==> flow/design.v <==
module unsigned_mult #(
parameter DWIDTH = 8  
)(
input  [  DWIDTH -1:0] op1    ,  
input  [  DWIDTH -1:0] op2    ,  
output [2*DWIDTH -1:0] result    
); 
assign result = op1 * op2;   
endmodule  
module signed_mult #(
parameter DWIDTH = 8  
)(
input  [  DWIDTH -1:0] op1    ,  
input  [  DWIDTH -1:0] op2    ,  
output [2*DWIDTH -1:0] result    
); 
wire   [  DWIDTH -1:0] abs_op1    ;   
wire   [  DWIDTH -1:0] abs_op2    ;   
wire   [2*DWIDTH -1:0] abs_result ;   
assign abs_op1 = op1[DWIDTH-1] ? (~op1 + 'd1) : op1;  
assign abs_op2 = op2[DWIDTH-1] ? (~op2 + 'd1) : op2;  
unsigned_mult #(
.DWIDTH (DWIDTH)  
)i_unsigned_mult_1(
 .op1    (abs_op1    ),  
 .op2    (abs_op2    ),  
 .result (abs_result )   
);  
assign result = (op1[DWIDTH-1] ^ op2[DWIDTH-1]) ? (~abs_result + 'd1) : abs_result; 
endmodule  
module comp_mult_1 #(
parameter DWIDTH = 8  
)(
input                              clk      ,  
input                              rst_n    ,  
input                              sw_rst   ,  
input                              op_val   ,  
output reg                         op_rdy   ,  
input      [      2*2*DWIDTH -1:0] op_data  ,  
output reg                         res_val  ,  
input                              res_rdy  ,  
output     [2*2*(DWIDTH + 1) -1:0] res_data    
); 
wire op_ld    ;  
reg  op_ld_d1 ;  
reg  op_ld_d2 ;  
reg  op_ld_d3 ;  
reg  op_ld_d4 ;  
reg  [  DWIDTH -1:0] x1 ;  
reg  [  DWIDTH -1:0] x2 ;  
reg  [  DWIDTH -1:0] y1 ;  
reg  [  DWIDTH -1:0] y2 ;  
reg  [  DWIDTH -1:0] mult_op1 ;  
reg  [  DWIDTH -1:0] mult_op2 ;  
wire [2*DWIDTH -1:0] prod     ;  
reg  [2*DWIDTH -1:0] prod_1_reg ;  
reg  [2*DWIDTH -1:0] prod_3_reg ;  
reg  [2*DWIDTH -1:0] xr         ;  
reg  [2*DWIDTH -1:0] yr         ;  
always @(posedge clk or negedge rst_n)
if(~rst_n)            op_rdy <= 1'b1 ; else
if(sw_rst)            op_rdy <= 1'b1 ; else
if(op_val & op_rdy)   op_rdy <= 1'b0 ; else 
if(res_val & res_rdy) op_rdy <= 1'b1 ; 
assign op_ld = op_val & op_rdy;
always @(posedge clk or negedge rst_n)
if(~rst_n) begin 
    op_ld_d1 <= 1'b0;
    op_ld_d2 <= 1'b0;
    op_ld_d3 <= 1'b0;
    op_ld_d4 <= 1'b0;
end else 
if(sw_rst) begin 
    op_ld_d1 <= 1'b0;
    op_ld_d2 <= 1'b0;
    op_ld_d3 <= 1'b0;
    op_ld_d4 <= 1'b0;
end else begin                        
    op_ld_d1 <= op_ld;     
    op_ld_d2 <= op_ld_d1;  
    op_ld_d3 <= op_ld_d2;  
    op_ld_d4 <= op_ld_d3;  
end 
always @(posedge clk or negedge rst_n)
if(~rst_n)    res_val <= 1'b0 ; else  
if(sw_rst)    res_val <= 1'b0 ; else  
if(op_ld_d4)  res_val <= 1'b1 ; else  
if(res_rdy)   res_val <= 1'b0 ;       
always @(posedge clk or negedge rst_n)
if(~rst_n) begin 
    x1 <= 'd0;
    y1 <= 'd0;
    x2 <= 'd0;
    y2 <= 'd0;
end else 
if(sw_rst) begin 
    x1 <= 'd0;
    y1 <= 'd0;
    x2 <= 'd0;
    y2 <= 'd0;
end else 
if(op_ld) begin                        
    x1 <= op_data[4*DWIDTH -1 -: DWIDTH]; 
    y1 <= op_data[3*DWIDTH -1 -: DWIDTH]; 
    x2 <= op_data[2*DWIDTH -1 -: DWIDTH]; 
    y2 <= op_data[1*DWIDTH -1 -: DWIDTH]; 
end 
always @(*)
casex({op_ld_d1, op_ld_d2, op_ld_d3, op_ld_d4})
4'b1xxx: mult_op1 = x1  ;
4'b01xx: mult_op1 = y1  ;
4'b001x: mult_op1 = x1  ;
4'b0001: mult_op1 = x2  ;
default: mult_op1 = 'd0 ;
endcase 
always @(*)
casex({op_ld_d1, op_ld_d2, op_ld_d3, op_ld_d4})
4'b1xxx: mult_op2 = x2  ;
4'b01xx: mult_op2 = y2  ;
4'b001x: mult_op2 = y2  ;
4'b0001: mult_op2 = y1  ;
default: mult_op2 = 'd0 ;
endcase
signed_mult #(
.DWIDTH (DWIDTH)  
) i_signed_mult (
 .op1    (mult_op1),  
 .op2    (mult_op2),  
 .result (prod    )   
);  
always @(posedge clk or negedge rst_n)
if(~rst_n)   prod_1_reg <= 'b0 ; else 
if(sw_rst)   prod_1_reg <= 'b0 ; else 
if(op_ld_d1) prod_1_reg <= prod;           
always @(posedge clk or negedge rst_n)
if(~rst_n)   xr <= 'b0              ; else 
if(sw_rst)   xr <= 'b0              ; else 
if(op_ld_d2) xr <= prod_1_reg - prod;      
always @(posedge clk or negedge rst_n)
if(~rst_n)   prod_3_reg <= 'b0 ; else 
if(sw_rst)   prod_3_reg <= 'b0 ; else 
if(op_ld_d3) prod_3_reg <= prod;           
always @(posedge clk or negedge rst_n)
if(~rst_n)   yr <= 'b0              ; else 
if(sw_rst)   yr <= 'b0              ; else 
if(op_ld_d4) yr <= prod_3_reg + prod;       
assign res_data = {{{'d2{xr[2*DWIDTH-1]}},xr},
                   {{'d2{yr[2*DWIDTH-1]}},yr}};  
endmodule  
module comp_mult_2 #(
parameter DWIDTH = 8  
)(
input                              clk      ,  
input                              rst_n    ,  
input                              sw_rst   ,  
input                              op_val   ,  
output reg                         op_rdy   ,  
input      [      2*2*DWIDTH -1:0] op_data  ,  
output reg                         res_val  ,  
input                              res_rdy  ,  
output     [2*2*(DWIDTH + 1) -1:0] res_data    
); 
wire op_ld    ;  
reg  op_ld_d1 ;  
reg  op_ld_d2 ;  
reg  [  DWIDTH -1:0] x1 ;  
reg  [  DWIDTH -1:0] x2 ;  
reg  [  DWIDTH -1:0] y1 ;  
reg  [  DWIDTH -1:0] y2 ;  
wire [  DWIDTH -1:0] mult0_op2 ;  
wire [  DWIDTH -1:0] mult1_op2 ;  
wire [2*DWIDTH -1:0] prod1 ;  
wire [2*DWIDTH -1:0] prod2 ;  
reg  [ 2*DWIDTH-1:0] xr ;  
reg  [ 2*DWIDTH-1:0] yr ;  
always @(posedge clk or negedge rst_n)
if(~rst_n)            op_rdy <= 1'b1 ; else
if(sw_rst)            op_rdy <= 1'b1 ; else
if(op_val & op_rdy)   op_rdy <= 1'b0 ; else 
if(res_val & res_rdy) op_rdy <= 1'b1 ; 
assign op_ld = op_val & op_rdy;
always @(posedge clk or negedge rst_n)
if(~rst_n) begin 
    op_ld_d1 <= 1'b0;
    op_ld_d2 <= 1'b0;
end else 
if(sw_rst) begin 
    op_ld_d1 <= 1'b0;
    op_ld_d2 <= 1'b0;
end else begin                        
    op_ld_d1 <= op_ld; 
    op_ld_d2 <= op_ld_d1; 
end 
always @(posedge clk or negedge rst_n)
if(~rst_n)    res_val <= 1'b0 ; else  
if(sw_rst)    res_val <= 1'b0 ; else  
if(op_ld_d2)  res_val <= 1'b1 ; else  
if(res_rdy)   res_val <= 1'b0 ;       
always @(posedge clk or negedge rst_n)
if(~rst_n) begin 
    x1 <= 'd0;
    y1 <= 'd0;
    x2 <= 'd0;
    y2 <= 'd0;
end else 
if(sw_rst) begin 
    x1 <= 'd0;
    y1 <= 'd0;
    x2 <= 'd0;
    y2 <= 'd0;
end else 
if(op_ld) begin                        
    x1 <= op_data[4*DWIDTH -1 -: DWIDTH]; 
    y1 <= op_data[3*DWIDTH -1 -: DWIDTH]; 
    x2 <= op_data[2*DWIDTH -1 -: DWIDTH]; 
    y2 <= op_data[1*DWIDTH -1 -: DWIDTH]; 
end 
assign mult0_op2 = op_ld_d1 ? x2 : y2 ;  
assign mult1_op2 = op_ld_d1 ? y2 : x2 ;  
signed_mult #(
.DWIDTH (DWIDTH)  
)i_signed_mult_0(
 .op1    (x1        ),  
 .op2    (mult0_op2 ),  
 .result (prod1     )   
);  
signed_mult #(
.DWIDTH (DWIDTH)  
)i_signed_mult_1(
 .op1    (y1        ),  
 .op2    (mult1_op2 ),  
 .result (prod2     )   
);  
always @(posedge clk or negedge rst_n)
if(~rst_n)   xr <= 'b0             ; else 
if(sw_rst)   xr <= 'b0             ; else 
if(op_ld_d1) xr <= prod1 - prod2 ;       
always @(posedge clk or negedge rst_n)
if(~rst_n)   yr <= 'b0           ; else 
if(sw_rst)   yr <= 'b0           ; else 
if(op_ld_d2) yr <= prod1 + prod2 ;       
assign res_data = {{{'d2{xr[2*DWIDTH-1]}},xr},
                   {{'d2{yr[2*DWIDTH-1]}},yr}};  
endmodule  
module comp_mult_4 #(
parameter DWIDTH = 8  
)(
input                              clk      ,  
input                              rst_n    ,  
input                              sw_rst   ,  
input                              op_val   ,  
output reg                         op_rdy   ,  
input      [      2*2*DWIDTH -1:0] op_data  ,  
output reg                         res_val  ,  
input                              res_rdy  ,  
output     [2*2*(DWIDTH + 1) -1:0] res_data    
); 
wire op_ld;  
wire [  DWIDTH -1:0] x1 ;  
wire [  DWIDTH -1:0] x2 ;  
wire [  DWIDTH -1:0] y1 ;  
wire [  DWIDTH -1:0] y2 ;  
wire [2*DWIDTH -1:0] prod1  ;  
wire [2*DWIDTH -1:0] prod2  ;  
wire [2*DWIDTH -1:0] prod3  ;  
wire [2*DWIDTH -1:0] prod4  ;  
reg  [2*DWIDTH-1 :0] xr ;  
reg  [2*DWIDTH-1 :0] yr ;  
always @(posedge clk or negedge rst_n)
if(~rst_n)            op_rdy <= 1'b1 ; else
if(sw_rst)            op_rdy <= 1'b1 ; else
if(op_val & op_rdy)   op_rdy <= 1'b0 ; else 
if(res_rdy)           op_rdy <= 1'b1 ; 
assign op_ld = op_val & op_rdy;
always @(posedge clk or negedge rst_n)
if(~rst_n)              res_val <= 1'b0 ; else  
if(sw_rst)              res_val <= 1'b0 ; else  
if(op_ld)               res_val <= 1'b1 ; else  
if(res_rdy)             res_val <= 1'b0 ;       
assign x1 = op_data[4*DWIDTH -1 -: DWIDTH]; 
assign y1 = op_data[3*DWIDTH -1 -: DWIDTH]; 
assign x2 = op_data[2*DWIDTH -1 -: DWIDTH]; 
assign y2 = op_data[1*DWIDTH -1 -: DWIDTH]; 
signed_mult #(
.DWIDTH (DWIDTH)  
)i_signed_mult_0(
 .op1    (x1     ),  
 .op2    (x2     ),  
 .result (prod1  )   
);  
signed_mult #(
.DWIDTH (DWIDTH)  
)i_signed_mult_1(
 .op1    (x1     ),  
 .op2    (y2     ),  
 .result (prod2  )   
);  
signed_mult #(
.DWIDTH (DWIDTH)  
)i_signed_mult_2(
 .op1    (x2     ),  
 .op2    (y1     ),  
 .result (prod3  )   
);  
signed_mult #(
.DWIDTH (DWIDTH)  
)i_signed_mult_3(
 .op1    (y1     ),  
 .op2    (y2     ),  
 .result (prod4  )   
);  
always @(posedge clk or negedge rst_n)
if(~rst_n)   xr <= 'b0           ; else 
if(sw_rst)   xr <= 'b0           ; else 
if(op_ld)    xr <= prod1 - prod4 ;       
always @(posedge clk or negedge rst_n)
if(~rst_n)   yr <= 'b0           ; else 
if(sw_rst)   yr <= 'b0           ; else 
if(op_ld)    yr <= prod2 + prod3 ;       
assign res_data = {{{'d2{xr[2*DWIDTH-1]}},xr},
                   {{'d2{yr[2*DWIDTH-1]}},yr}};  
endmodule  
module comp_mult_wrapper #(
parameter DWIDTH  = 8 ,  
parameter NO_MULT = 4    
)(
input                          clk      ,  
input                          rst_n    ,  
input                          sw_rst   ,  
input                          op_val   ,  
output                         op_rdy   ,  
input  [      2*2*DWIDTH -1:0] op_data  ,  
output                         res_val  ,  
input                          res_rdy  ,  
output [2*2*(DWIDTH + 1) -1:0] res_data    
); 
generate 
    if(NO_MULT == 4) begin : GEN_4_MULTS
        comp_mult_4 #(
        .DWIDTH (DWIDTH)  
        )i_comp_mult_4 (
        .clk      (clk      ),  
        .rst_n    (rst_n    ),  
        .sw_rst   (sw_rst   ),  
        .op_val   (op_val   ),  
        .op_rdy   (op_rdy   ),  
        .op_data  (op_data  ),  
        .res_val  (res_val  ),  
        .res_rdy  (res_rdy  ),  
        .res_data (res_data )   
        ); 
    end
    else if(NO_MULT == 2) begin : GEN_2_MULTS
        comp_mult_2 #(
        .DWIDTH (DWIDTH)  
        )i_comp_mult_2 (
        .clk      (clk      ),  
        .rst_n    (rst_n    ),  
        .sw_rst   (sw_rst   ),  
        .op_val   (op_val   ),  
        .op_rdy   (op_rdy   ),  
        .op_data  (op_data  ),  
        .res_val  (res_val  ),  
        .res_rdy  (res_rdy  ),  
        .res_data (res_data )   
        ); 
    end else if(NO_MULT == 1) begin : GEN_1_MULT
        comp_mult_1 #(
        .DWIDTH (DWIDTH)  
        )i_comp_mult_1 (
        .clk      (clk      ),  
        .rst_n    (rst_n    ),  
        .sw_rst   (sw_rst   ),  
        .op_val   (op_val   ),  
        .op_rdy   (op_rdy   ),  
        .op_data  (op_data  ),  
        .res_val  (res_val  ),  
        .res_rdy  (res_rdy  ),  
        .res_data (res_data )   
        ); 
    end
    else begin : ERROR
        initial begin 
            $display("%M ERROR: Invalid number of multipliers, NO_MULT should be 1, 2 or 4 \n");
            $stop;
        end 
    end 
endgenerate 
endmodule  
module comp_mult_top #(
parameter NO_MULT   = 4     ,  
parameter APB_BADDR = 0     ,  
parameter SYS_AW    = 16    ,  
parameter REG_DW    = 16       
)(
input                    clk         ,  
input                    rst_n       ,  
input      [ SYS_AW-1:0] apb_paddr   ,  
input                    apb_psel    ,  
input                    apb_penable ,  
input                    apb_pwrite  ,  
input      [REG_DW -1:0] apb_pwdata  ,  
output                   apb_pready  ,  
output reg [REG_DW -1:0] apb_prdata  ,  
output reg               apb_pslverr ,  
output reg               mem_ce      ,  
output reg               mem_we      ,  
output reg [SYS_AW -1:0] mem_addr    ,  
output reg [     8 -1:0] mem_wr_data ,  
input      [     8 -1:0] mem_rd_data    
);
localparam DWIDTH = 8 ;
localparam IDLE   = 2'b00;  
localparam RD_OPS = 2'b01;  
localparam WORK   = 2'b10;  
localparam WR_RES = 2'b11;  
reg  [       REG_DW -1:0] op1_addr      ;  
reg  [       REG_DW -1:0] op2_addr      ;  
reg  [       REG_DW -1:0] res_addr      ;  
reg  [       REG_DW -1:0] no_op         ;  
reg  [       REG_DW -1:0] cfg_start     ;  
reg  [       REG_DW -1:0] sts_stop      ;  
wire                      wr_op1_addr   ;  
wire                      wr_op2_addr   ;  
wire                      wr_res_addr   ;  
wire                      wr_no_op      ;  
wire                      wr_cfg_start  ;  
wire                      wr_sts_stop   ;  
wire                      rd_sts_stop   ;  
wire                      rd_sts_state  ;  
wire                      sel_regs      ;  
reg                       op_val        ;  
wire                      op_rdy        ;  
wire [   2*2*DWIDTH -1:0] op_data       ;  
wire                      res_val       ;  
reg                       res_rdy       ;  
wire [2*2*(DWIDTH+1)-1:0] res_data      ;  
wire                      set_res_rdy   ;  
reg  [     3*DWIDTH -1:0] data_reg      ;  
reg  [            2 -1:0] sts_cstate    ;  
wire                      start         ;  
wire                      sw_rst        ;  
wire                      byte_rd_done  ;  
wire                      byte_wr_done  ;  
wire                      finish        ;  
wire                      next_op       ;  
reg                       mem_ce_d      ;  
reg                       mem_we_d      ;  
wire                      set_mem_ce    ;  
wire                      set_mem_we    ;  
reg  [            3 -1:0] byte_cnt      ;  
reg  [       REG_DW -1:0] op_cnt        ;  
comp_mult_wrapper #(
.DWIDTH  (DWIDTH  ),  
.NO_MULT (NO_MULT )   
) i_comp_mult_wrapper (
.clk      (clk     ),  
.rst_n    (rst_n   ),  
.sw_rst   (sw_rst  ),  
.op_val   (op_val  ),  
.op_rdy   (op_rdy  ),  
.op_data  (op_data ),  
.res_val  (res_val ),  
.res_rdy  (res_rdy ),  
.res_data (res_data)   
); 
assign apb_pready = 1'b1;  
assign wr_op1_addr  = apb_psel & apb_penable &  apb_pwrite & (apb_paddr == APB_BADDR + 0); 
assign wr_op2_addr  = apb_psel & apb_penable &  apb_pwrite & (apb_paddr == APB_BADDR + 1); 
assign wr_res_addr  = apb_psel & apb_penable &  apb_pwrite & (apb_paddr == APB_BADDR + 2); 
assign wr_no_op     = apb_psel & apb_penable &  apb_pwrite & (apb_paddr == APB_BADDR + 3); 
assign wr_cfg_start = apb_psel & apb_penable &  apb_pwrite & (apb_paddr == APB_BADDR + 4); 
assign wr_sts_stop  = apb_psel & apb_penable &  apb_pwrite & (apb_paddr == APB_BADDR + 5);  
assign rd_sts_stop  = apb_psel & apb_penable & ~apb_pwrite & (apb_paddr == APB_BADDR + 5);  
assign rd_sts_state = apb_psel & apb_penable & ~apb_pwrite & (apb_paddr == APB_BADDR + 6);  
assign sel_regs = wr_op1_addr  |
                  wr_op2_addr  |
                  wr_res_addr  |
                  wr_no_op     |
                  wr_cfg_start |
                  wr_sts_stop  |
                  rd_sts_stop  |
                  rd_sts_state ;
always @(posedge clk or negedge rst_n)
if(~rst_n)        apb_pslverr <= 'd0         ; else   
if(apb_pslverr)   apb_pslverr <= 'd0         ; else   
if(apb_penable)   apb_pslverr <= ~sel_regs   ;        
always @(posedge clk or negedge rst_n)
if(~rst_n)          op1_addr  <= 'd0            ; else  
if(wr_op1_addr)     op1_addr  <= apb_pwdata     ; else  
if(byte_rd_done)    op1_addr  <= op1_addr + 'd2 ;
always @(posedge clk or negedge rst_n)
if(~rst_n)          op2_addr  <= 'd0            ; else  
if(wr_op2_addr)     op2_addr  <= apb_pwdata     ; else  
if(byte_rd_done)    op2_addr  <= op2_addr + 'd2 ;
always @(posedge clk or negedge rst_n)
if(~rst_n)          res_addr  <= 'd0            ; else  
if(wr_res_addr)     res_addr  <= apb_pwdata     ; else  
if(byte_wr_done)    res_addr  <= res_addr + 'd6 ;
always @(posedge clk or negedge rst_n)
if(~rst_n)          no_op     <= 'd0            ; else  
if(wr_no_op)        no_op     <= apb_pwdata     ;       
always @(posedge clk or negedge rst_n)              
if(~rst_n)          cfg_start <= 'd0            ; else  
if(~sw_rst & start) cfg_start <= 'd0            ; else  
if(wr_cfg_start)    cfg_start <= apb_pwdata     ;       
always @(posedge clk or negedge rst_n)        
if(~rst_n)          sts_stop  <= 'd0            ; else  
if(wr_sts_stop)     sts_stop  <= apb_pwdata     ; else  
if(finish)          sts_stop  <= {{REG_DW-1{1'b0}}, 1'b1} ;  
always @(posedge clk or negedge rst_n)
if(~rst_n)          apb_prdata <= 'd0                            ; else  
if(rd_sts_stop)     apb_prdata <= sts_stop                       ; else  
if(rd_sts_state)    apb_prdata <= {{REG_DW-2{1'b0}}, sts_cstate} ;       
assign start  = cfg_start[0] & (no_op > 'd0);
assign sw_rst = cfg_start[1];
always @(posedge clk or negedge rst_n)
if(~rst_n) 
    sts_cstate <= IDLE;      
else if(sw_rst) 
    sts_cstate <= IDLE; 
else begin 
    case(sts_cstate)
        IDLE    : if(start)                 
                    sts_cstate <= RD_OPS;   
                  else
                    sts_cstate <= IDLE;
        RD_OPS  : if(byte_rd_done)  
                    sts_cstate <= WORK;     
                  else 
                    sts_cstate <= RD_OPS;
        WORK    : if(res_val)
                    sts_cstate <= WR_RES;   
                  else 
                    sts_cstate <= WORK;
        default : if(finish) 
                    sts_cstate <= IDLE;     
                  else if(next_op)
                    sts_cstate <= RD_OPS;   
                  else 
                    sts_cstate <= WR_RES;
    endcase 
end   
assign byte_rd_done = (sts_cstate == RD_OPS) & (byte_cnt == 3'd3);   
assign byte_wr_done = (sts_cstate == WR_RES) & (byte_cnt == 3'd5);   
assign next_op      = byte_wr_done & (op_cnt != (no_op - 'd1));      
assign finish       = byte_wr_done & (op_cnt == (no_op - 'd1));      
always @(posedge clk or negedge rst_n)
if(~rst_n)          byte_cnt <= 3'd0            ; else  
if(byte_rd_done)    byte_cnt <= 3'd0            ; else  
if(byte_wr_done)    byte_cnt <= 3'd0            ; else  
if(mem_ce)          byte_cnt <= byte_cnt + 3'd1 ;       
always @(posedge clk or negedge rst_n)
if(~rst_n)          op_cnt <= 'd0          ; else  
if(finish)          op_cnt <= 'd0          ; else  
if(next_op)         op_cnt <= op_cnt + 'd1 ;       
always @(posedge clk or negedge rst_n)
if(~rst_n)          op_val <= 1'b0; else   
if(byte_rd_done)    op_val <= 1'b1; else   
if(op_val & op_rdy) op_val <= 1'b0;        
always @(posedge clk or negedge rst_n)
if(~rst_n)          data_reg <= 'd0; else   
if(mem_ce_d & ~mem_we_d) begin              
    case(byte_cnt)
        3'b001 :    data_reg[3*DWIDTH-1 : 2*DWIDTH] <= mem_rd_data;  
        3'b010 :    data_reg[2*DWIDTH-1 : 1*DWIDTH] <= mem_rd_data;  
        3'b011 :    data_reg[1*DWIDTH-1 : 0       ] <= mem_rd_data;  
        default:    data_reg                        <= data_reg; 
    endcase 
end 
assign op_data = {data_reg, mem_rd_data};  
assign set_res_rdy = (sts_cstate == WR_RES) & (byte_cnt == 3'd4);  
always @(posedge clk or negedge rst_n)
if(~rst_n)       res_rdy <= 1'b0; else   
if(set_res_rdy)  res_rdy <= 1'b1; else   
if(byte_wr_done) res_rdy <= 1'b0;        
always @(*) 
    if(sts_cstate == RD_OPS)
        if(byte_cnt < 3'd2) mem_addr = op1_addr + byte_cnt       ; else  
                            mem_addr = op2_addr + byte_cnt - 'd2 ;       
    else  
                            mem_addr = res_addr + byte_cnt;              
always @(*)
    case(byte_cnt)
        3'b000  : mem_wr_data <= res_data[25:18];           
        3'b001  : mem_wr_data <= res_data[33:26];           
        3'b010  : mem_wr_data <= {6'd0, res_data[35:34]};   
        3'b011  : mem_wr_data <= res_data[ 7:0 ];           
        3'b100  : mem_wr_data <= res_data[15:8 ];           
        default : mem_wr_data <= {6'd0, res_data[17:16]};   
    endcase 
assign set_mem_ce = ((sts_cstate == IDLE)   & start   ) |   
                    ((sts_cstate == WR_RES) & next_op ) |   
                    ((sts_cstate == WORK)   & res_val ) ;   
always @(posedge clk or negedge rst_n)
if(~rst_n)        mem_ce <= 1'b0; else  
if(set_mem_ce)    mem_ce <= 1'b1; else  
if(byte_rd_done | byte_wr_done) 
                  mem_ce <= 1'b0;       
assign set_mem_we = (sts_cstate == WORK) & res_val;  
always @(posedge clk or negedge rst_n)
if(~rst_n)        mem_we <= 1'b0; else     
if(set_mem_we)    mem_we <= 1'b1; else     
if(byte_wr_done)  mem_we <= 1'b0;          
always @(posedge clk or negedge rst_n)
if(~rst_n) mem_ce_d <= 1'b0   ; else       
if(sw_rst) mem_ce_d <= 1'b0   ; else       
           mem_ce_d <= mem_ce ;        
always @(posedge clk or negedge rst_n)    
if(~rst_n) mem_we_d <= 1'b0   ; else       
if(sw_rst) mem_we_d <= 1'b0   ; else       
           mem_we_d <= mem_we ;
endmodule  
Appendix: tool output

-- Tool chain data of comp_mult_top
Each step is given for the RTL above and for the edited RTL.
"unedited" refers to lines of the RTL above, "edited" to lines of the edited file.
"difference" is "edited" less "unedited", of the values as shown.
Library cell names are shortened.
The mark - stands for no value.
- top: comp_mult_top
- clock: clk
- library: sky130hd
- corner: tt_025C_1v80

-- Diff
The edit as a unified diff against the file above.
The edit is scripted: it alters the design's behaviour and was not made to optimise anything.
begin of diff
@@ -530,8 +530,4 @@
                   else 
                     sts_cstate <= RD_OPS;
-        WORK    : if(res_val)
-                    sts_cstate <= WR_RES;   
-                  else 
-                    sts_cstate <= WORK;
         default : if(finish) 
                     sts_cstate <= IDLE;     
end of diff

-- Word-level counts
Counts by Yosys on the flattened word-level netlist (proc, flatten, opt, wreduce; memories kept). Register bits leave out memories and registers merged into their read ports (data or address). Print and check cells are left out. Cells with the same type and inputs are merged into one.
- word-level totals (element ; unedited ; edited ; difference):
    bits in registers ; 184 ; 184 ; 0
    input port bits ; 45 ; 45 ; 0
    output and inout bits ; 44 ; 44 ; 0
    cells after elaboration ; 191 ; 190 ; -1
- operators by class (element ; unedited ; edited ; difference):
    $add $sub $neg ; 20 ; 20 ; 0
    multiply operators ; 4 ; 4 ; 0
    order comparisons ; 2 ; 2 ; 0
    equal/unequal tests ; 16 ; 16 ; 0
    mux-type cells ; 56 ; 55 ; -1
    bitwise logic cells ; 49 ; 49 ; 0
    reduce/logical cells ; 20 ; 20 ; 0
- operators with widths (cell ; unedited ; edited ; difference):
    2-to-1 mux 1 bit ; 19 ; 18 ; -1
    parallel mux 2 bit (select 3 bit) ; 1 ; 0 ; -1
    parallel mux 2 bit (select 2 bit) ; 0 ; 1 ; +1
    bitwise AND 1 bit ; 23 ; 23 ; 0
    2-to-1 mux 16 bit ; 22 ; 22 ; 0
    nonzero test 2 bit ; 12 ; 12 ; 0
    bitwise OR 1 bit ; 10 ; 10 ; 0
    2-to-1 mux 2 bit ; 6 ; 6 ; 0
    adder 16 x 1 -> 16 bit with constant B ; 5 ; 5 ; 0
    adder 8 x 1 -> 8 bit with constant B ; 4 ; 4 ; 0
    multiplier 8 x 8 -> 16 bit ; 4 ; 4 ; 0
    2-to-1 mux 8 bit ; 4 ; 4 ; 0
    NOT 1 bit ; 4 ; 4 ; 0
    NOT 16 bit ; 4 ; 4 ; 0
    NOT 8 bit ; 4 ; 4 ; 0
    bitwise XOR 1 bit ; 4 ; 4 ; 0
    adder 16 x 3 -> 16 bit ; 3 ; 3 ; 0
    == test 16 x 3 -> 1 bit with constant B ; 3 ; 3 ; 0
    2-to-1 mux 3 bit ; 3 ; 3 ; 0
    AND reduction 2 bit ; 3 ; 3 ; 0
    adder 16 x 2 -> 16 bit with constant B ; 2 ; 2 ; 0
    == test 16 x 2 -> 1 bit with constant B ; 2 ; 2 ; 0
    == test 2 bit with constant B ; 2 ; 2 ; 0
    == test 3 x 2 -> 1 bit with constant B ; 2 ; 2 ; 0
    == test 3 bit with constant B ; 2 ; 2 ; 0
    nonzero test 3 bit ; 2 ; 2 ; 0
    adder 16 bit ; 1 ; 1 ; 0
    adder 16 x 3 -> 16 bit with constant B ; 1 ; 1 ; 0
Not every row of either side is listed.

-- Depth
Longest topological path by Yosys (ltp), each cell counted once; first at word level (registers and memories cut), then after technology mapping (sequential cells cut; the memories' decode and read muxes count).
- depth (element ; unedited ; edited ; difference):
    depth after elaboration ; 13 ; 13 ; 0
    ABC_AREA ; 0 ; 0 ; -
    mapped depth ; 34 ; 35 ; +1
    depth with buffers taken out ; 31 ; 33 ; +2

-- Synthesis result
The flow's flattened synthesis, as Yosys stat reports it; memories are mapped. The netlist is that of the ABC_AREA named above (0 if unset); the other value can give another one.
- mapped netlist (element ; unedited ; edited ; difference):
    cells in the netlist ; 2497 ; 2544 ; +47
    chip area (Yosys) (sq um) ; 21384.3 ; 21405.5 ; +21.2
    sequential area (sq um) ; 4605.7 ; 4605.7 ; 0.0
    flip-flop cells ; 184 ; 184 ; 0
    buffer cells ; 100 ; 98 ; -2
- cell types (cell ; unedited ; edited ; difference):
    nor2_1 ; 331 ; 388 ; +57
    nand2_1 ; 178 ; 208 ; +30
    o21ai_0 ; 147 ; 118 ; -29
    nand3_1 ; 40 ; 68 ; +28
    xor2_1 ; 91 ; 112 ; +21
    inv_1 ; 291 ; 278 ; -13
    a21oi_1 ; 95 ; 106 ; +11
    a22o_1 ; 40 ; 29 ; -11
    a31oi_1 ; 20 ; 10 ; -10
    or3_1 ; 27 ; 18 ; -9
    o211ai_1 ; 15 ; 6 ; -9
    nand2b_1 ; 20 ; 28 ; +8
    and3_1 ; 19 ; 11 ; -8
    nor3b_1 ; 1 ; 8 ; +7
    xnor2_1 ; 159 ; 153 ; -6
    or2_2 ; 32 ; 26 ; -6
    a211oi_1 ; 15 ; 21 ; +6
    o21a_1 ; 15 ; 9 ; -6
Not every row of either side is listed.
The figures by module come from a second, unflattened synthesis with its own total; it is not the netlist above.
- unflattened totals (element ; unedited ; edited ; difference):
    cells (unflattened synthesis) ; 2698 ; 2685 ; -13
    area (unflattened synthesis) (sq um) ; 23012.1 ; 23166.0 ; +153.9
Each row is one instance without its submodules.
- by module, unedited (module ; times used ; cells ; area (sq um) ; seq. area (sq um)):
    comp_mult_top ; 1 ; 1026 ; 9227.6 ; 3753.6
    unsigned_mult (DWIDTH=8) ; 4 ; 243 ; 2109.5 ; 0.0
    comp_mult_4 (DWIDTH=8) ; 1 ; 328 ; 2763.9 ; 852.1
    signed_mult (DWIDTH=8) ; 4 ; 93 ; 645.6 ; 0.0
    comp_mult_wrapper ; 1 ; 0 ; 0.0 ; 0.0
- by module, edited (module ; times used ; cells ; area (sq um) ; seq. area (sq um)):
    comp_mult_top ; 1 ; 1013 ; 9381.5 ; 3753.6
    unsigned_mult (DWIDTH=8) ; 4 ; 243 ; 2109.5 ; 0.0
    comp_mult_4 (DWIDTH=8) ; 1 ; 328 ; 2763.9 ; 852.1
    signed_mult (DWIDTH=8) ; 4 ; 93 ; 645.6 ; 0.0
    comp_mult_wrapper ; 1 ; 0 ; 0.0 ; 0.0

-- Worst setup path after synthesis
Path of least setup slack by OpenSTA after synthesis, without wires, with an ideal clock, recovery checks aside; 20% of the period is set as input and as output delay. Where synthesis merged equal registers, the netlist keeps one of their names.
- timing post-synthesis (element ; unedited ; edited ; difference):
    path type ; input to register ; input to register ; -
    start point ; input mem_rd_data[0] ; input mem_rd_data[0] ; -
    end point ; register i_comp_mult_wrapper.GEN_4_MULTS.i_comp_mult_4.yr[15] ; register i_comp_mult_wrapper.GEN_4_MULTS.i_comp_mult_4.yr[15] ; -
    period (ns) ; 10.0 ; 10.0 ; 0.0
    external input delay (ns) ; 2.000 ; 2.000 ; 0.000
    library setup time (ns) ; 0.121 ; 0.121 ; 0.000
    launch time at the first pin (ns) ; 2.000 ; 2.000 ; 0.000
    arrival time (ns) ; 8.961 ; 9.040 ; +0.079
    data required time (ns) ; 9.879 ; 9.879 ; 0.000
    setup slack (ns) ; 0.918 ; 0.839 ; -0.079
    delay of the path (ns) ; 7.082 ; 7.161 ; +0.079
    stages ; 30 ; 35 ; +5
    buffers on the path ; 2 ; 4 ; +2
    synthesis period reached (ns) ; 9.082 ; 9.161 ; +0.079
"delay of the path" is the arrival time less input delay plus setup time.
"stages" counts driving pins, that of a launching flip-flop among them; a cell with two outputs on the path counts twice.
"synthesis period reached" is the clock period less the worst setup slack; recovery checks do not enter. This is arithmetic on one report: input and output delays are still those of the set period (20% each).
The rows between start and end are the longest chain of elaborated cells between them; the timing report does not say that the signal goes this way. Where chains are equally long, one stands for them.
A line is the first line of the expression or statement that the cell stems from. Yosys adds cells for indexed reads and writes and turns some case tables into memories.
A register here has more assigning lines than the two given.
On the way, post-synthesis, unedited:
- path through: inv_1 -> clkbuf_1 -> ha_1 -> nand2b_1 -> o21ai_0 -> xor2_1 -> clkbuf_1 -> nor2_1 -> fa_1 -> inv_1 -> fa_1 -> inv_1 -> fa_1 -> inv_1 -> fa_1 -> inv_1 -> ha_1 -> o21a_1 -> a2111oi_0 -> nor2_1 -> xor2_1 -> nor3_1 -> a21oi_1 -> xnor2_1 -> ha_1 -> a21o_1 -> a31oi_1 -> o21ai_0 -> xnor2_1 -> a22o_1
- cells in the longest elaborated chain: 10
- elaborated cells between the ends (all ways): 10
- noted RTL lines with such cells: 5
- classes of those cells: add/sub (3); mul (1); mux (4); logic (2)
- ends and longest elaborated chain, post-synthesis, unedited (element ; line ; text):
    start: declaration ; 410 ; input      [     8 -1:0] mem_rd_data
    NOT 8 bit ; 21 ; assign abs_op2 = op2[DWIDTH-1] ? (~op2 + 'd1) : op2;
    adder 8 x 1 -> 8 bit ; 21 ;
    2-to-1 mux 8 bit ; 21 ;
    multiplier 8 x 8 -> 16 bit ; 8 ; assign result = op1 * op2;
    NOT 16 bit ; 29 ; assign result = (op1[DWIDTH-1] ^ op2[DWIDTH-1]) ? (~abs_result + 'd1) : abs_result;
    adder 16 x 1 -> 16 bit ; 29 ;
    2-to-1 mux 16 bit ; 29 ;
    adder 16 bit ; 319 ; if(op_ld)    yr <= prod2 + prod3 ;
    2-to-1 mux 16 bit ; 319 ;
    2-to-1 mux 16 bit ; 318 ; if(sw_rst)   yr <= 'b0           ; else
    end: assignment ; 318 ;
    end: assignment ; 319 ;
    end: declaration ; 268 ; reg  [2*DWIDTH-1 :0] yr ;
On the way, post-synthesis, edited:
- path through: clkbuf_1 -> inv_1 -> clkbuf_1 -> ha_1 -> nand2b_1 -> o21ai_0 -> xor2_1 -> clkbuf_1 -> nor2_1 -> fa_1 -> inv_1 -> fa_1 -> inv_1 -> fa_1 -> inv_1 -> fa_1 -> inv_1 -> ha_1 -> clkbuf_1 -> a21oi_1 -> o311ai_0 -> a21bo_2 -> or3_1 -> nor3b_1 -> nand3b_1 -> nand2_1 -> xor2_1 -> ha_1 -> nand3_1 -> o31ai_1 -> o21ai_0 -> nand2b_1 -> a21oi_1 -> xnor2_1 -> a22o_1
- cells in the longest elaborated chain: 10
- elaborated cells between the ends (all ways): 10
- noted RTL lines with such cells: 5
- classes of those cells: add/sub (3); mul (1); mux (4); logic (2)
- ends and longest elaborated chain, post-synthesis, edited (element ; line ; text):
    start: declaration ; 410 ; input      [     8 -1:0] mem_rd_data
    NOT 8 bit ; 21 ; assign abs_op2 = op2[DWIDTH-1] ? (~op2 + 'd1) : op2;
    adder 8 x 1 -> 8 bit ; 21 ;
    2-to-1 mux 8 bit ; 21 ;
    multiplier 8 x 8 -> 16 bit ; 8 ; assign result = op1 * op2;
    NOT 16 bit ; 29 ; assign result = (op1[DWIDTH-1] ^ op2[DWIDTH-1]) ? (~abs_result + 'd1) : abs_result;
    adder 16 x 1 -> 16 bit ; 29 ;
    2-to-1 mux 16 bit ; 29 ;
    adder 16 bit ; 319 ; if(op_ld)    yr <= prod2 + prod3 ;
    2-to-1 mux 16 bit ; 319 ;
    2-to-1 mux 16 bit ; 318 ; if(sw_rst)   yr <= 'b0           ; else
    end: assignment ; 318 ;
    end: assignment ; 319 ;
    end: declaration ; 268 ; reg  [2*DWIDTH-1 :0] yr ;

-- Path in the finished layout
Path of least setup slack in the final report of each run of pair 1 (OpenROAD, finished layout, wires in). Where an end is a register, its clock arrival counts in the times.
- timing after layout (element ; unedited ; edited ; difference):
    path type ; input to register ; input to register ; -
    start point ; input mem_rd_data[1] ; input mem_rd_data[1] ; -
    end point ; register i_comp_mult_wrapper.GEN_4_MULTS.i_comp_mult_4.xr[15] ; register i_comp_mult_wrapper.GEN_4_MULTS.i_comp_mult_4.yr[15] ; -
    period (ns) ; 9.39 ; 9.39 ; 0.00
    external input delay (ns) ; 1.88 ; 1.88 ; 0.00
    library setup time (ns) ; 0.10 ; 0.11 ; +0.01
    launch time at the first pin (ns) ; 1.88 ; 1.88 ; 0.00
    arrival time (ns) ; 9.24 ; 9.20 ; -0.04
    data required time (ns) ; 9.75 ; 9.76 ; +0.01
    setup slack (ns) ; 0.51 ; 0.56 ; +0.05
    stages ; 28 ; 29 ; +1
    buffers on the path ; 2 ; 1 ; -1
The rows between start and end are the longest chain of elaborated cells between them; the timing report does not say that the signal goes this way. Where chains are equally long, one stands for them.
A register here has more assigning lines than the two given.
On the way, after layout, unedited:
- path through: clkdlybuf4s50_1 -> or3_1 -> or4b_2 -> inv_1 -> nand2_1 -> fa_1 -> fa_1 -> inv_1 -> fa_1 -> inv_1 -> fa_1 -> inv_1 -> ha_1 -> nor2b_1 -> a221oi_1 -> nand3_1 -> nor4b_2 -> buf_4 -> a21oi_1 -> xor2_1 -> ha_1 -> o21a_1 -> nor2_1 -> o31a_1 -> o21ai_0 -> xnor2_1 -> xnor2_1 -> a22o_1
- cells in the longest elaborated chain: 10
- elaborated cells between the ends (all ways): 10
- noted RTL lines with such cells: 5
- classes of those cells: add/sub (3); mul (1); mux (4); logic (2)
- ends and longest elaborated chain, after layout, unedited (element ; line ; text):
    start: declaration ; 410 ; input      [     8 -1:0] mem_rd_data
    NOT 8 bit ; 21 ; assign abs_op2 = op2[DWIDTH-1] ? (~op2 + 'd1) : op2;
    adder 8 x 1 -> 8 bit ; 21 ;
    2-to-1 mux 8 bit ; 21 ;
    multiplier 8 x 8 -> 16 bit ; 8 ; assign result = op1 * op2;
    NOT 16 bit ; 29 ; assign result = (op1[DWIDTH-1] ^ op2[DWIDTH-1]) ? (~abs_result + 'd1) : abs_result;
    adder 16 x 1 -> 16 bit ; 29 ;
    2-to-1 mux 16 bit ; 29 ;
    subtractor 16 bit ; 315 ; if(op_ld)    xr <= prod1 - prod4 ;
    2-to-1 mux 16 bit ; 315 ;
    2-to-1 mux 16 bit ; 314 ; if(sw_rst)   xr <= 'b0           ; else
    end: assignment ; 314 ;
    end: assignment ; 315 ;
    end: declaration ; 267 ; reg  [2*DWIDTH-1 :0] xr ;
On the way, after layout, edited:
- path through: clkdlybuf4s50_1 -> or3_1 -> or4b_2 -> inv_1 -> nand2_1 -> fa_1 -> fa_1 -> inv_1 -> fa_1 -> inv_1 -> fa_1 -> inv_1 -> ha_1 -> a21oi_1 -> o311ai_0 -> a21bo_2 -> or3_1 -> nor3b_1 -> nand3b_1 -> nand2_1 -> xor2_1 -> ha_1 -> nand3_1 -> o31ai_1 -> o21ai_0 -> nand2b_1 -> a21oi_1 -> xnor2_1 -> a22o_1
- cells in the longest elaborated chain: 10
- elaborated cells between the ends (all ways): 10
- noted RTL lines with such cells: 5
- classes of those cells: add/sub (3); mul (1); mux (4); logic (2)
- ends and longest elaborated chain, after layout, edited (element ; line ; text):
    start: declaration ; 410 ; input      [     8 -1:0] mem_rd_data
    NOT 8 bit ; 21 ; assign abs_op2 = op2[DWIDTH-1] ? (~op2 + 'd1) : op2;
    adder 8 x 1 -> 8 bit ; 21 ;
    2-to-1 mux 8 bit ; 21 ;
    multiplier 8 x 8 -> 16 bit ; 8 ; assign result = op1 * op2;
    NOT 16 bit ; 29 ; assign result = (op1[DWIDTH-1] ^ op2[DWIDTH-1]) ? (~abs_result + 'd1) : abs_result;
    adder 16 x 1 -> 16 bit ; 29 ;
    2-to-1 mux 16 bit ; 29 ;
    adder 16 bit ; 319 ; if(op_ld)    yr <= prod2 + prod3 ;
    2-to-1 mux 16 bit ; 319 ;
    2-to-1 mux 16 bit ; 318 ; if(sw_rst)   yr <= 'b0           ; else
    end: assignment ; 318 ;
    end: assignment ; 319 ;
    end: declaration ; 268 ; reg  [2*DWIDTH-1 :0] yr ;

-- Measured runs
Runs of the flow (Yosys, OpenROAD) on both versions; the two runs of a pair have the same settings. The constraints put input and output delay at 20% of the set period each and load the outputs with 0.01 pF.
Flow settings, pair 1:
- noted period_ns: 9.39
- CAP_MARGIN: 20
- noted CORE_MARGIN: 2
- CORE_UTILIZATION: 40
- noted SLEW_MARGIN: 20
- results, pair 1 (element ; unedited ; edited ; difference):
    Yosys chip area after synthesis (sq um) ; 21384.3 ; 21405.5 ; +21.2
    area inside the die boundary (sq um) ; 55326.1 ; 55380.2 ; +54.1
    standard-cell area of the final layout (sq um) ; 23904.2 ; 23791.6 ; -112.6
    setup slack of the worst path (ns) ; 0.513 ; 0.560 ; +0.047
    worst hold slack in the final report (ns) ; 0.444 ; 0.466 ; +0.022
Flow settings, pair 2:
- CELL_PAD_IN_SITES_DETAIL_PLACEMENT: 1
- CORE_ASPECT_RATIO: 0.94
- noted CORE_MARGIN: 7
- CORE_UTILIZATION: 45
- GPL_ROUTABILITY_DRIVEN at 1
- noted PLACE_DENSITY_LB_ADDON: 0.26
- noted SETUP_SLACK_MARGIN: -0.39
- noted SLEW_MARGIN: 5
- noted period_ns: 6.26
- CAP_MARGIN: 20
- results, pair 2 (element ; unedited ; edited ; difference):
    Yosys chip area after synthesis (sq um) ; 21384.3 ; 21405.5 ; +21.2
    area inside the die boundary (sq um) ; 53822.6 ; 53873.6 ; +51.0
    standard-cell area of the final layout (sq um) ; 27460.1 ; 28249.6 ; +789.5
    setup slack of the worst path (ns) ; -1.472 ; -1.806 ; -0.334
    worst hold slack in the final report (ns) ; 0.450 ; 0.468 ; +0.018
